==> flow/design.v <==
module Bicubic (
    input CLK,
    input RST,
    input enable,
    input [7:0] input_data,
    output logic [13:0] iaddr,
    output logic ird,
    output logic we,
    output logic [13:0] waddr,
    output logic [7:0] output_data,
    input [6:0] V0,
    input [6:0] H0,
    input [4:0] SW,
    input [4:0] SH,
    input [5:0] TW,
    input [5:0] TH,
    output logic DONE
);
parameter  IDLE=5'd0,PRE_PROCESS=5'd1,DELTA_X=5'd2,DELTA_Y=5'd3,IN16=5'd4,
           JUDGE=5'd5,Y0_ST=5'd6,Y1_ST=5'd7,Y2_ST=5'd8,Y3_ST=5'd9,X_ST=5'd10,
           Y_ST=5'd11,WRITE=5'd12,IN4=5'd13,DONE_ST=5'd14;
reg [4:0] state,next_state,cnt;
reg [6:0] q_x, q_y;
reg [7:0] win [0:15],inter [0:3],out_reg,cal_p_n1,cal_p_0,cal_p_1,
          cal_p_2,cal_result;
reg [17:0] cal_x_fp;
reg [18:0] p_x_delta, p_y_delta;
reg [24:0] p_x, p_y;        
wire x_match, y_match;
wire [24:0] x_add_delta, y_add_delta;
wire x_match_write, y_match_write;
wire x_jump_IN4;
wire [5:0] div_a=(state==DELTA_X)?SW-'d1:SH-'d1;        
wire [23:0] div_a_temp=div_a << 18;         
wire [5:0] div_b=(state==DELTA_X)?TW-'d1:TH-'d1;
wire [23:0] div_result=div_a_temp / div_b; 
assign DONE=state==DONE_ST;
assign ird='b1;
always @(posedge CLK or posedge RST) begin
    if (RST) begin
        state<=IDLE;
        cnt<=5'd0;  
    end
    else begin
        state<=next_state;
        cnt<=(state!=next_state)?5'd0:cnt+5'd1;
    end
end
always @(*) begin
    case (state)
        IDLE:next_state=(enable)?PRE_PROCESS:IDLE;
        PRE_PROCESS:next_state=DELTA_X;
        DELTA_X:next_state=(cnt==5'd5)?DELTA_Y:DELTA_X;
        DELTA_Y:next_state=(cnt==5'd5)?IN16:DELTA_Y;
        IN16:next_state=(cnt==5'd16)?JUDGE:IN16 ;         
        JUDGE:next_state=(x_match && y_match)?WRITE:(y_match)?Y_ST:(x_match)?X_ST:Y0_ST;
        Y0_ST:next_state=Y1_ST;       
        Y1_ST:next_state=Y2_ST;       
        Y2_ST:next_state=Y3_ST;       
        Y3_ST:next_state=X_ST;        
        X_ST:next_state=WRITE;        
        Y_ST:next_state=WRITE;        
        WRITE:next_state=(q_y==TH-1'd1 && q_x==TW-1'd1)?DONE_ST:(q_x==TW-1'd1)?IN16:(x_jump_IN4)?IN4:JUDGE;
        IN4:next_state=(cnt==5'd4)?JUDGE:IN4;         
        DONE_ST:next_state=IDLE;
        default:next_state=IDLE;
    endcase
end 
always @(*) begin
    case (state)
        Y0_ST:begin
            cal_x_fp=p_x[17:0];
            cal_p_n1=win[0];   
            cal_p_0=win[1];  
            cal_p_1=win[2];  
            cal_p_2=win[3];  
        end 
        Y1_ST:begin
            cal_x_fp=p_x[17:0];
            cal_p_n1=win[4];   
            cal_p_0=win[5];  
            cal_p_1=win[6];  
            cal_p_2=win[7];  
        end 
        Y2_ST:begin
            cal_x_fp=p_x[17:0];
            cal_p_n1=win[8];   
            cal_p_0=win[9];  
            cal_p_1=win[10];  
            cal_p_2=win[11];  
        end 
        Y3_ST:begin
            cal_x_fp=p_x[17:0];
            cal_p_n1=win[12];   
            cal_p_0=win[13];  
            cal_p_1=win[14];  
            cal_p_2=win[15];  
        end 
        X_ST:begin
            cal_x_fp=p_y[17:0];
            cal_p_n1=inter[0];  
            cal_p_0=inter[1];
            cal_p_1=inter[2];
            cal_p_2=inter[3];
        end 
        Y_ST:begin
            cal_x_fp=p_x[17:0];
            cal_p_n1=inter[0];  
            cal_p_0=inter[1];
            cal_p_1=inter[2];
            cal_p_2=inter[3];
        end 
        default:begin
            cal_x_fp=p_x[17:0];
            cal_p_n1=18'd0;
            cal_p_0=18'd0;
            cal_p_1=18'd0;
            cal_p_2=18'd0;
        end 
    endcase
end
always @(*) begin
    case (state)
        IN16:begin
            we=1'b0;
            output_data=8'd0;
            waddr=14'd0;
            case (cnt)
               5'd0:iaddr=(((p_x[24:18]-2'd1)<<6)+((p_x[24:18]-2'd1)<<5)+((p_x[24:18]-2'd1)<<2))+((p_y[24:18]-2'd1));
               5'd1:iaddr=(((p_x[24:18]-2'd0)<<6)+((p_x[24:18]-2'd0)<<5)+((p_x[24:18]-2'd0)<<2))+((p_y[24:18]-2'd1));
               5'd2:iaddr=(((p_x[24:18]+2'd1)<<6)+((p_x[24:18]+2'd1)<<5)+((p_x[24:18]+2'd1)<<2))+((p_y[24:18]-2'd1));
               5'd3:iaddr=(((p_x[24:18]+2'd2)<<6)+((p_x[24:18]+2'd2)<<5)+((p_x[24:18]+2'd2)<<2))+((p_y[24:18]-2'd1));
               5'd4:iaddr=(((p_x[24:18]-2'd1)<<6)+((p_x[24:18]-2'd1)<<5)+((p_x[24:18]-2'd1)<<2))+((p_y[24:18]+2'd0));
               5'd5:iaddr=(((p_x[24:18]-2'd0)<<6)+((p_x[24:18]-2'd0)<<5)+((p_x[24:18]-2'd0)<<2))+((p_y[24:18]+2'd0));
               5'd6:iaddr=(((p_x[24:18]+2'd1)<<6)+((p_x[24:18]+2'd1)<<5)+((p_x[24:18]+2'd1)<<2))+((p_y[24:18]+2'd0));
               5'd7:iaddr=(((p_x[24:18]+2'd2)<<6)+((p_x[24:18]+2'd2)<<5)+((p_x[24:18]+2'd2)<<2))+((p_y[24:18]+2'd0));
               5'd8:iaddr=(((p_x[24:18]-2'd1)<<6)+((p_x[24:18]-2'd1)<<5)+((p_x[24:18]-2'd1)<<2))+((p_y[24:18]+2'd1));
               5'd9:iaddr=(((p_x[24:18]-2'd0)<<6)+((p_x[24:18]-2'd0)<<5)+((p_x[24:18]-2'd0)<<2))+((p_y[24:18]+2'd1));
               5'd10:iaddr=(((p_x[24:18]+2'd1)<<6)+((p_x[24:18]+2'd1)<<5)+((p_x[24:18]+2'd1)<<2))+((p_y[24:18]+2'd1));
               5'd11:iaddr=(((p_x[24:18]+2'd2)<<6)+((p_x[24:18]+2'd2)<<5)+((p_x[24:18]+2'd2)<<2))+((p_y[24:18]+2'd1));
               5'd12:iaddr=(((p_x[24:18]-2'd1)<<6)+((p_x[24:18]-2'd1)<<5)+((p_x[24:18]-2'd1)<<2))+((p_y[24:18]+2'd2));
               5'd13:iaddr=(((p_x[24:18]-2'd0)<<6)+((p_x[24:18]-2'd0)<<5)+((p_x[24:18]-2'd0)<<2))+((p_y[24:18]+2'd2));
               5'd14:iaddr=(((p_x[24:18]+2'd1)<<6)+((p_x[24:18]+2'd1)<<5)+((p_x[24:18]+2'd1)<<2))+((p_y[24:18]+2'd2));
               5'd15:iaddr=(((p_x[24:18]+2'd2)<<6)+((p_x[24:18]+2'd2)<<5)+((p_x[24:18]+2'd2)<<2))+((p_y[24:18]+2'd2));
               default:iaddr=14'd0;
            endcase
        end
        IN4:begin
            we=1'b0;
            output_data=8'd0;
            waddr=14'd0;
            case (cnt)
               5'd0:iaddr=(((p_x[24:18]+2'd2)<<6)+((p_x[24:18]+2'd2)<<5)+((p_x[24:18]+2'd2)<<2))+((p_y[24:18]-2'd1));
               5'd1:iaddr=(((p_x[24:18]+2'd2)<<6)+((p_x[24:18]+2'd2)<<5)+((p_x[24:18]+2'd2)<<2))+((p_y[24:18]+2'd0));
               5'd2:iaddr=(((p_x[24:18]+2'd2)<<6)+((p_x[24:18]+2'd2)<<5)+((p_x[24:18]+2'd2)<<2))+((p_y[24:18]+2'd1));
               5'd3:iaddr=(((p_x[24:18]+2'd2)<<6)+((p_x[24:18]+2'd2)<<5)+((p_x[24:18]+2'd2)<<2))+((p_y[24:18]+2'd2));
                default:iaddr=14'd0;
            endcase
        end
        WRITE:begin
            iaddr=14'd0;
            we=1'b1;
            output_data=out_reg;
            waddr=q_x+q_y*TW;
        end
        default:begin
            output_data=8'd0;
            we=1'b0;
            iaddr=14'd0;
            waddr=14'd0;
        end 
    endcase
end
wire signed [12:0] a, b, c, d;   
assign a=- $signed({1'b0,cal_p_n1})+$signed({1'b0,cal_p_0})+$signed({1'b0,cal_p_0,1'b0}) - $signed({1'b0,cal_p_1}) - $signed({1'b0,cal_p_1,1'b0})+$signed({1'b0,cal_p_2});
assign b=$signed({1'b0,cal_p_n1,1'b0}) - $signed({1'b0,cal_p_0}) - $signed({1'b0,cal_p_0,2'b0})+$signed({1'b0,cal_p_1,2'b0}) - $signed({1'b0,cal_p_2});
assign c=- $signed({1'b0,cal_p_n1})+$signed({1'b0,cal_p_1});
assign d=$signed({1'b0,cal_p_0,1'b0});
wire [17:0] x3, x2, x1;      
wire [35:0] x2_temp,x3_temp;
assign x1=cal_x_fp;
assign x2_temp=x1 * cal_x_fp;
assign x2=x2_temp[35:18];
assign x3_temp=x2 * cal_x_fp;
assign x3=x3_temp[35:18];
wire signed [32:0] result_ext, ax, bx, cx, dx;     
assign ax=$signed(a) * $signed({1'b0,x3});
assign bx=$signed(b) * $signed({1'b0,x2});
assign cx=$signed(c) * $signed({1'b0,x1});
assign dx=$signed({d,18'd0});
assign result_ext=$signed(ax)+$signed(bx)+$signed(cx)+$signed(dx);
assign cal_result=(result_ext[32])?8'd0:(result_ext[32:18] >= 15'd511)?8'd255:result_ext[26:19]+result_ext[18];   
assign x_match=(p_x[17:13]==5'd0)||(p_x[17:13]==5'b11111);
assign y_match=(p_y[17:13]==5'd0)||(p_y[17:13]==5'b11111);
assign x_add_delta=p_x+p_x_delta;
assign y_add_delta=p_y+p_y_delta;
assign x_match_write=(x_add_delta[17:13]==5'd0)|| (x_add_delta[17:13]==5'b11111);
assign y_match_write=(y_add_delta[17:13]==5'd0)||(y_add_delta[17:13]==5'b11111);
assign x_jump_IN4=x_match_write||(x_add_delta[24:18] > p_x[24:18]);
integer i1;
always @(posedge CLK or posedge RST) begin
    if (RST) begin
        for (i1=0; i1<16; i1=i1+1) begin
            win[i1]<=8'd0;
        end
        for (i1=0; i1<4; i1=i1+1) begin
            inter[i1]<=8'd0;
        end
        out_reg<=8'd0;
        p_x_delta<=19'd0;
        p_y_delta<=19'd0;
        p_x<=25'd0;
        p_y<=25'd0;
        q_x<=25'd0;
        q_y<=25'd0;
    end
    else begin
        case (state)
            PRE_PROCESS:begin
                p_x<={H0,18'd0};
                p_y<={V0,18'd0};
                q_x<=7'd0;
                q_y<=7'd0;
            end
            DELTA_X:p_x_delta<=div_result;
            DELTA_Y:p_y_delta<=div_result;
            IN16:begin
                case (cnt)
                   5'd1:win[00]<=input_data;
                   5'd2:win[01]<=input_data;
                   5'd3:win[02]<=input_data;
                   5'd4:win[03]<=input_data;
                   5'd5:win[04]<=input_data;
                   5'd6:win[05]<=input_data;
                   5'd7:win[06]<=input_data;
                   5'd8:win[07]<=input_data;
                   5'd9:win[08]<=input_data;
                   5'd10:win[09]<=input_data;
                   5'd11:win[10]<=input_data;
                   5'd12:win[11]<=input_data;
                   5'd13:win[12]<=input_data;
                   5'd14:win[13]<=input_data;
                   5'd15:win[14]<=input_data;
                   5'd16:win[15]<=input_data;
                endcase
            end 
            JUDGE:begin
                if (next_state==WRITE) begin
                    out_reg<=win[5];
                end
                if(next_state==Y_ST) begin
                    inter[0]<=win[4];
                    inter[1]<=win[5];
                    inter[2]<=win[6];
                    inter[3]<=win[7];
                end
                else if(next_state==X_ST) begin
                    inter[0]<=win[1];
                    inter[1]<=win[5];
                    inter[2]<=win[9];
                    inter[3]<=win[13];
                end
            end
            Y0_ST:inter[0]<=cal_result;    
            Y1_ST:inter[1]<=cal_result;
            Y2_ST:inter[2]<=cal_result;
            Y3_ST:inter[3]<=cal_result;
            X_ST:out_reg<=cal_result;
            Y_ST: out_reg<=cal_result;
            WRITE:begin
                if (q_x==(TW-'d1)) begin
                    p_x<={H0,{18'd0}};
                    q_x<='d0;
                    if (y_match_write) begin
                        p_y[24:18]<=y_add_delta[24:18]+y_add_delta[17];
                        p_y[17:0]<=25'd0;                           
                    end
                    else begin
                        p_y<=y_add_delta;
                    end
                    q_y<=q_y+'d1;
                end
                else if (x_jump_IN4) begin
                    if (x_match_write) begin
                        p_x[24:18]<=x_add_delta[24:18]+x_add_delta[17];
                        p_x[17:0]<=25'd0;                           
                    end
                    else begin
                        p_x<=x_add_delta;
                    end
                    q_x<=q_x +'d1;
                end
                else begin
                    p_x<=x_add_delta;
                    q_x<=q_x +'d1;
                end
                if (x_jump_IN4) begin
                    win[00]<=win [01];
                    win[01]<=win [02];
                    win[02]<=win [03];
                    win[04]<=win [05];
                    win[05]<=win [06];
                    win[06]<=win [07];
                    win[08]<=win [09];
                    win[09]<=win [10];
                    win[10]<=win [11];
                    win[12]<=win [13];
                    win[13]<=win [14];
                    win[14]<=win [15];
                end
            end
            IN4:begin
                case (cnt)
                   5'd1:win[03]<=input_data;     
                   5'd2:win[07]<=input_data;
                   5'd3:win[11]<=input_data;
                   5'd4:win[15]<=input_data;
                endcase
            end
        endcase
    end
end
endmodule
* Tool chain data of Bicubic
Tool output for the design above, in the order of the flow.
Lines are those of the file above, counted from 1.
Operators carry their Yosys type and port widths (W data, S select, Z words).
Cell names lack the library's common part.
The mark - stands for no value.
- Design top :: Bicubic
- Clock input :: CLK
- Standard-cell library :: sky130hd
- Corner :: tt_025C_1v80

* Word-level counts
Counts by Yosys on the flattened word-level netlist (proc, flatten, opt, wreduce). Print and check cells are left out.
- Bits in registers :: 279
- Bits of input ports :: 47
- Output and inout bits :: 39
- Elaborated cells :: 310
- Add/subtract/negate cells :: 59
- $mul :: 6
- Div/mod/pow operators :: 1
- $lt $le $gt $ge :: 2
- Equality and inequality tests :: 65
- Muxes and demuxes :: 104
- Reduce/logical cells :: 44
** Operators with widths (number)
- $mul A18 B18 Y36 :: 2
- $mul A13 B19 Y32 :: 3
- $pmux W8 S2 :: 21
- $mux W8 :: 40
- $pmux W14 S16 :: 1
- $add A14 B14 Y14 :: 14
- $pmux W8 S5 :: 4
- $div A24 B6 Y24 :: 1
- $mux W18 :: 6
- $mul A7 B6 Y13 :: 1
- $pmux W18 S2 :: 2
- $add A14 B7 Y14 :: 4
- $pmux W14 S4 :: 1
- $pmux W7 S2 :: 4
- $pmux W4 S13 :: 1
- $add A25 B19 Y25 :: 2
- $mux W7 :: 7
- $reduce_and A3 Y1 :: 16
- $ne A2 B2 Y1 const B :: 23
- $eq A4 B4 Y1 const B :: 10
- $eq A5 B4 Y1 const B :: 8
- $add A13 B9 Y13 :: 3
- $add A32 B32 Y33 :: 1
- $add A33 B28 Y33 :: 1
- $add A33 B32 Y33 :: 1
- $eq A7 B32 Y1 :: 1
- $logic_not A5 Y1 :: 6
- $add A14 B10 Y14 :: 2
Other operator kinds: 45; their cells: 95.

* Logic depth
Depth = most cells in a row (Yosys ltp): at word level without a register or memory, in the mapped netlist without a sequential cell, where the memories' decode and read muxes count.
- Depth in word-level cells :: 17
- ABC_AREA :: 0
- Depth in mapped cells :: 281
- Mapped depth without buffers :: 252

* Synthesis result
Yosys stat after the flow's synthesis: flattened, memories mapped to cells. It holds for the ABC_AREA given above (unset counts as 0); a run with the other value may have another netlist.
The area totals of this step are shown rounded.
- Cell count :: 9459
- Synthesis area :: 79060 µm²
- Sequential area :: 6982 µm²
- Mapped flip-flops :: 279
** Cell types
- fa_1 :: number 1220, total area 2.44E+04 µm²
- ha_1 :: number 814, total area 1.02E+04 µm²
- dfrtp_1 :: number 279, total area 6.98E+03 µm²
- inv_1 :: number 1624, total area 6.1E+03 µm²
- nand2_1 :: number 1112, total area 4.17E+03 µm²
- a21oi_1 :: number 622, total area 3.11E+03 µm²
- nor2_1 :: number 808, total area 3.03E+03 µm²
- xnor2_1 :: number 316, total area 2.77E+03 µm²
- xor2_1 :: number 141, total area 1.23E+03 µm²
- o21ai_0 :: number 243, total area 1.22E+03 µm²
- clkbuf_1 :: number 321, total area 1.2E+03 µm²
- and2_1 :: number 179, total area 1.12E+03 µm²
- mux2_2 :: number 89, total area 1E+03 µm²
- mux2i_1 :: number 93, total area 930.893 µm²
- o21bai_1 :: number 109, total area 818.285 µm²
- nand2b_1 :: number 110, total area 688.16 µm²
- a21o_1 :: number 91, total area 683.155 µm²
- nor3_1 :: number 123, total area 615.59 µm²
Other cell types: 107; their cells: 1165.

* Path before layout
Source: OpenSTA report_checks on the synthesized netlist (no wires, ideal clock, input and output delay 20% of the period each), path of least setup slack; recovery checks are left aside. Register names are those of the netlist, which keeps one name where synthesis merged equal registers.
- Path type :: input port to flip-flop
- From :: input port TW[0]
- To :: register p_y_delta[0]
- Period :: 60000 ps
- External input delay :: 12000 ps
- Launch time at the first pin :: 12000 ps
- Data arrival time :: 63443 ps
- Required time :: 59849 ps
- Path slack :: -3594 ps
- Path delay :: 51594 ps
- Stages on the path :: 274
- Period reached after synthesis :: 63594 ps
"path delay" is the arrival time less input delay plus setup time.
"stages on the path": output pins that drive a net of the path, with the launching flip-flop's if there is one; two outputs of one cell count as two.
"period reached after synthesis" is the clock period less the worst setup slack; recovery checks do not enter. This is arithmetic on one report: input and output delays are still those of the set period (20% each).
Between the ends stands the longest chain of elaborated cells between them, by number of cells; it is not shown to be the way that was timed. Of several equally long chains one is given.
A line is the first line of the expression or statement that the cell stems from. Yosys adds cells for indexed reads and writes and turns some case tables into memories.
- Cell sequence :: clkbuf_1 > inv_1 > nor2_1 > a21oi_4 > inv_2 > clkbuf_1 > clkbuf_1 > clkbuf_1 > clkbuf_1 > buf_1 > clkbuf_1 > ha_1 > o211a_1 > a21oi_1 > ha_1 > nand2_1 > a21oi_1 > a311oi_2 > (+238 left out) > o21a_1 > o21ai_0 > nand2b_1 > a21oi_1 > nand2b_1 > a2111oi_4 > and3_1 > nand4_1 > clkbuf_1 > nor2_1 > a21oi_1 > ha_1 > a21oi_1 > o311ai_0 > a2111oi_2 > o2111a_1 > o2111a_1 > a41oi_1
- Length of the longest elaborated chain :: 3
** Ends and longest elaborated chain, post-synthesis
- from (decl) :: RTL line 15 : input [5:0] TW,
- $sub A6 B1 Y7 :: RTL line 35 : wire [5:0] div_b=(state==DELTA_X)?TW-'d1:TH-'d1;
- $mux W6 :: RTL line 35
- $div A24 B6 Y24 :: RTL line 36 : wire [23:0] div_result=div_a_temp / div_b;
- to (assign) :: RTL line 211 : p_y_delta<=19'd0;
- to (assign) :: RTL line 226 : DELTA_Y:p_y_delta<=div_result;
- to (decl) :: RTL line 27 : reg [18:0] p_x_delta, p_y_delta;

* Path in the finished layout
Path of least setup slack in the final report of job 1 (OpenROAD, finished layout, wires in). Where an end is a register, its clock arrival counts in the times.
The report prints the path's times to 10 ps; the period is as set.
- Path type :: input port to flip-flop
- From :: input port TW[2]
- To :: register p_y_delta[0]
- Period :: 72900 ps
- External input delay :: 14580 ps
- Launch time at the first pin :: 14580 ps
- Data arrival time :: 64430 ps
- Required time :: 73380 ps
- Path slack :: 8950 ps
- Stages on the path :: 243
Between the ends stands the longest chain of elaborated cells between them, by number of cells; it is not shown to be the way that was timed. Of several equally long chains one is given.
- Cell sequence :: clkdlybuf4s50_1 > or4_1 > and4_1 > o21a_1 > o211ai_1 > a21oi_1 > ha_1 > nand2_1 > a21oi_1 > a311oi_2 > o21ai_1 > a221oi_4 > or2_2 > ha_1 > o211a_1 > a211oi_2 > a21o_1 > nor2_2 > (+207 left out) > nor2b_1 > o21a_1 > o21ai_1 > nand2b_1 > a21oi_2 > nand2b_1 > a2111oi_4 > and3_4 > nand4_1 > nor2_1 > a21oi_1 > ha_1 > a21oi_1 > o311ai_0 > a2111oi_2 > o2111a_1 > o2111a_1 > a41oi_1
- Length of the longest elaborated chain :: 3
** Ends and longest elaborated chain, after layout
- from (decl) :: RTL line 15 : input [5:0] TW,
- $sub A6 B1 Y7 :: RTL line 35 : wire [5:0] div_b=(state==DELTA_X)?TW-'d1:TH-'d1;
- $mux W6 :: RTL line 35
- $div A24 B6 Y24 :: RTL line 36 : wire [23:0] div_result=div_a_temp / div_b;
- to (assign) :: RTL line 211 : p_y_delta<=19'd0;
- to (assign) :: RTL line 226 : DELTA_Y:p_y_delta<=div_result;
- to (decl) :: RTL line 27 : reg [18:0] p_x_delta, p_y_delta;

Measured data: module Bicubic, platform sky130hd, 4 stored runs of the flow under differing settings, order arbitrary. Input and output delays are each 20% of the period that was set; the output load is 0.01 pF.
"clock period reached" means the clock period less the worst setup slack. The figure is calculated, with input and output delays left at 20% of the set period.
By "critical setup path time" is meant the share of the clock period that the worst setup path is allowed (20% is reserved at inputs, 20% at outputs), minus its slack. Clock arrival times at its registers enter into it.
"critical setup path time" is given in steps of 10 ps.
Measured values are rounded.

** Job 1
- Settings :: CAP_MARGIN=25; CORE_MARGIN=4; CORE_UTILIZATION=51; MAX_ROUTING_LAYER=met4; PLACE_DENSITY_LB_ADDON=0.02; SETUP_SLACK_MARGIN=5.0; SLEW_MARGIN=0; period_ns=72.9
- Clock period reached :: 63950 ps
- Worst slack on setup checks :: 8950 ps
- Critical setup path time :: 49370 ps
- Kind of the worst setup path :: input port to flip-flop
- Standard-cell area of the final layout :: 84760 µm²
- Final design utilization :: 0.55
- Chip area after synthesis (Yosys) :: 79060 µm²
- Total negative slack :: 0 ps
- Die size :: 161400 µm²

** Job 2
- Settings :: ABC_AREA=1; CELL_PAD_IN_SITES_DETAIL_PLACEMENT=2; CELL_PAD_IN_SITES_GLOBAL_PLACEMENT=1; CORE_ASPECT_RATIO=0.56; CORE_UTILIZATION=31; PLACE_DENSITY_LB_ADDON=0.26; SLEW_MARGIN=20; TNS_END_PERCENT=80; period_ns=81.0; CAP_MARGIN=20; CORE_MARGIN=2
- Clock period reached :: 65398 ps
- Worst slack on setup checks :: 15600 ps
- Critical setup path time :: 49200 ps
- Kind of the worst setup path :: input port to flip-flop
- Standard-cell area of the final layout :: 86080 µm²
- Final design utilization :: 0.336
- Chip area after synthesis (Yosys) :: 79840 µm²
- Total negative slack :: 0 ps
- Die size :: 261800 µm²

** Job 3
- Settings :: CAP_MARGIN=30; CELL_PAD_IN_SITES_DETAIL_PLACEMENT=2; CORE_ASPECT_RATIO=0.58; CORE_MARGIN=8; CORE_UTILIZATION=55; CTS_CLUSTER_DIAMETER=335; CTS_CLUSTER_SIZE=71; GPL_TIMING_DRIVEN=0; MAX_ROUTING_LAYER=met4; PLACE_DENSITY=0.55; SETUP_SLACK_MARGIN=5.0; period_ns=54.7; SLEW_MARGIN=20
- Outcome :: not finished: placement ended with error DPL-0033

** Job 4
- Settings :: CAP_MARGIN=0; CORE_ASPECT_RATIO=0.58; CORE_UTILIZATION=27; CTS_CLUSTER_DIAMETER=335; CTS_CLUSTER_SIZE=45; GPL_TIMING_DRIVEN=0; MAX_ROUTING_LAYER=met4; PLACE_DENSITY=0.55; SETUP_SLACK_MARGIN=5.0; period_ns=78.2; CORE_MARGIN=2; SLEW_MARGIN=20
- Clock period reached :: 70448 ps
- Worst slack on setup checks :: 7752 ps
- Critical setup path time :: 54810 ps
- Kind of the worst setup path :: input port to flip-flop
- Standard-cell area of the final layout :: 87120 µm²
- Final design utilization :: 0.299
- Chip area after synthesis (Yosys) :: 79060 µm²
- Total negative slack :: 0 ps
- Die size :: 297300 µm²
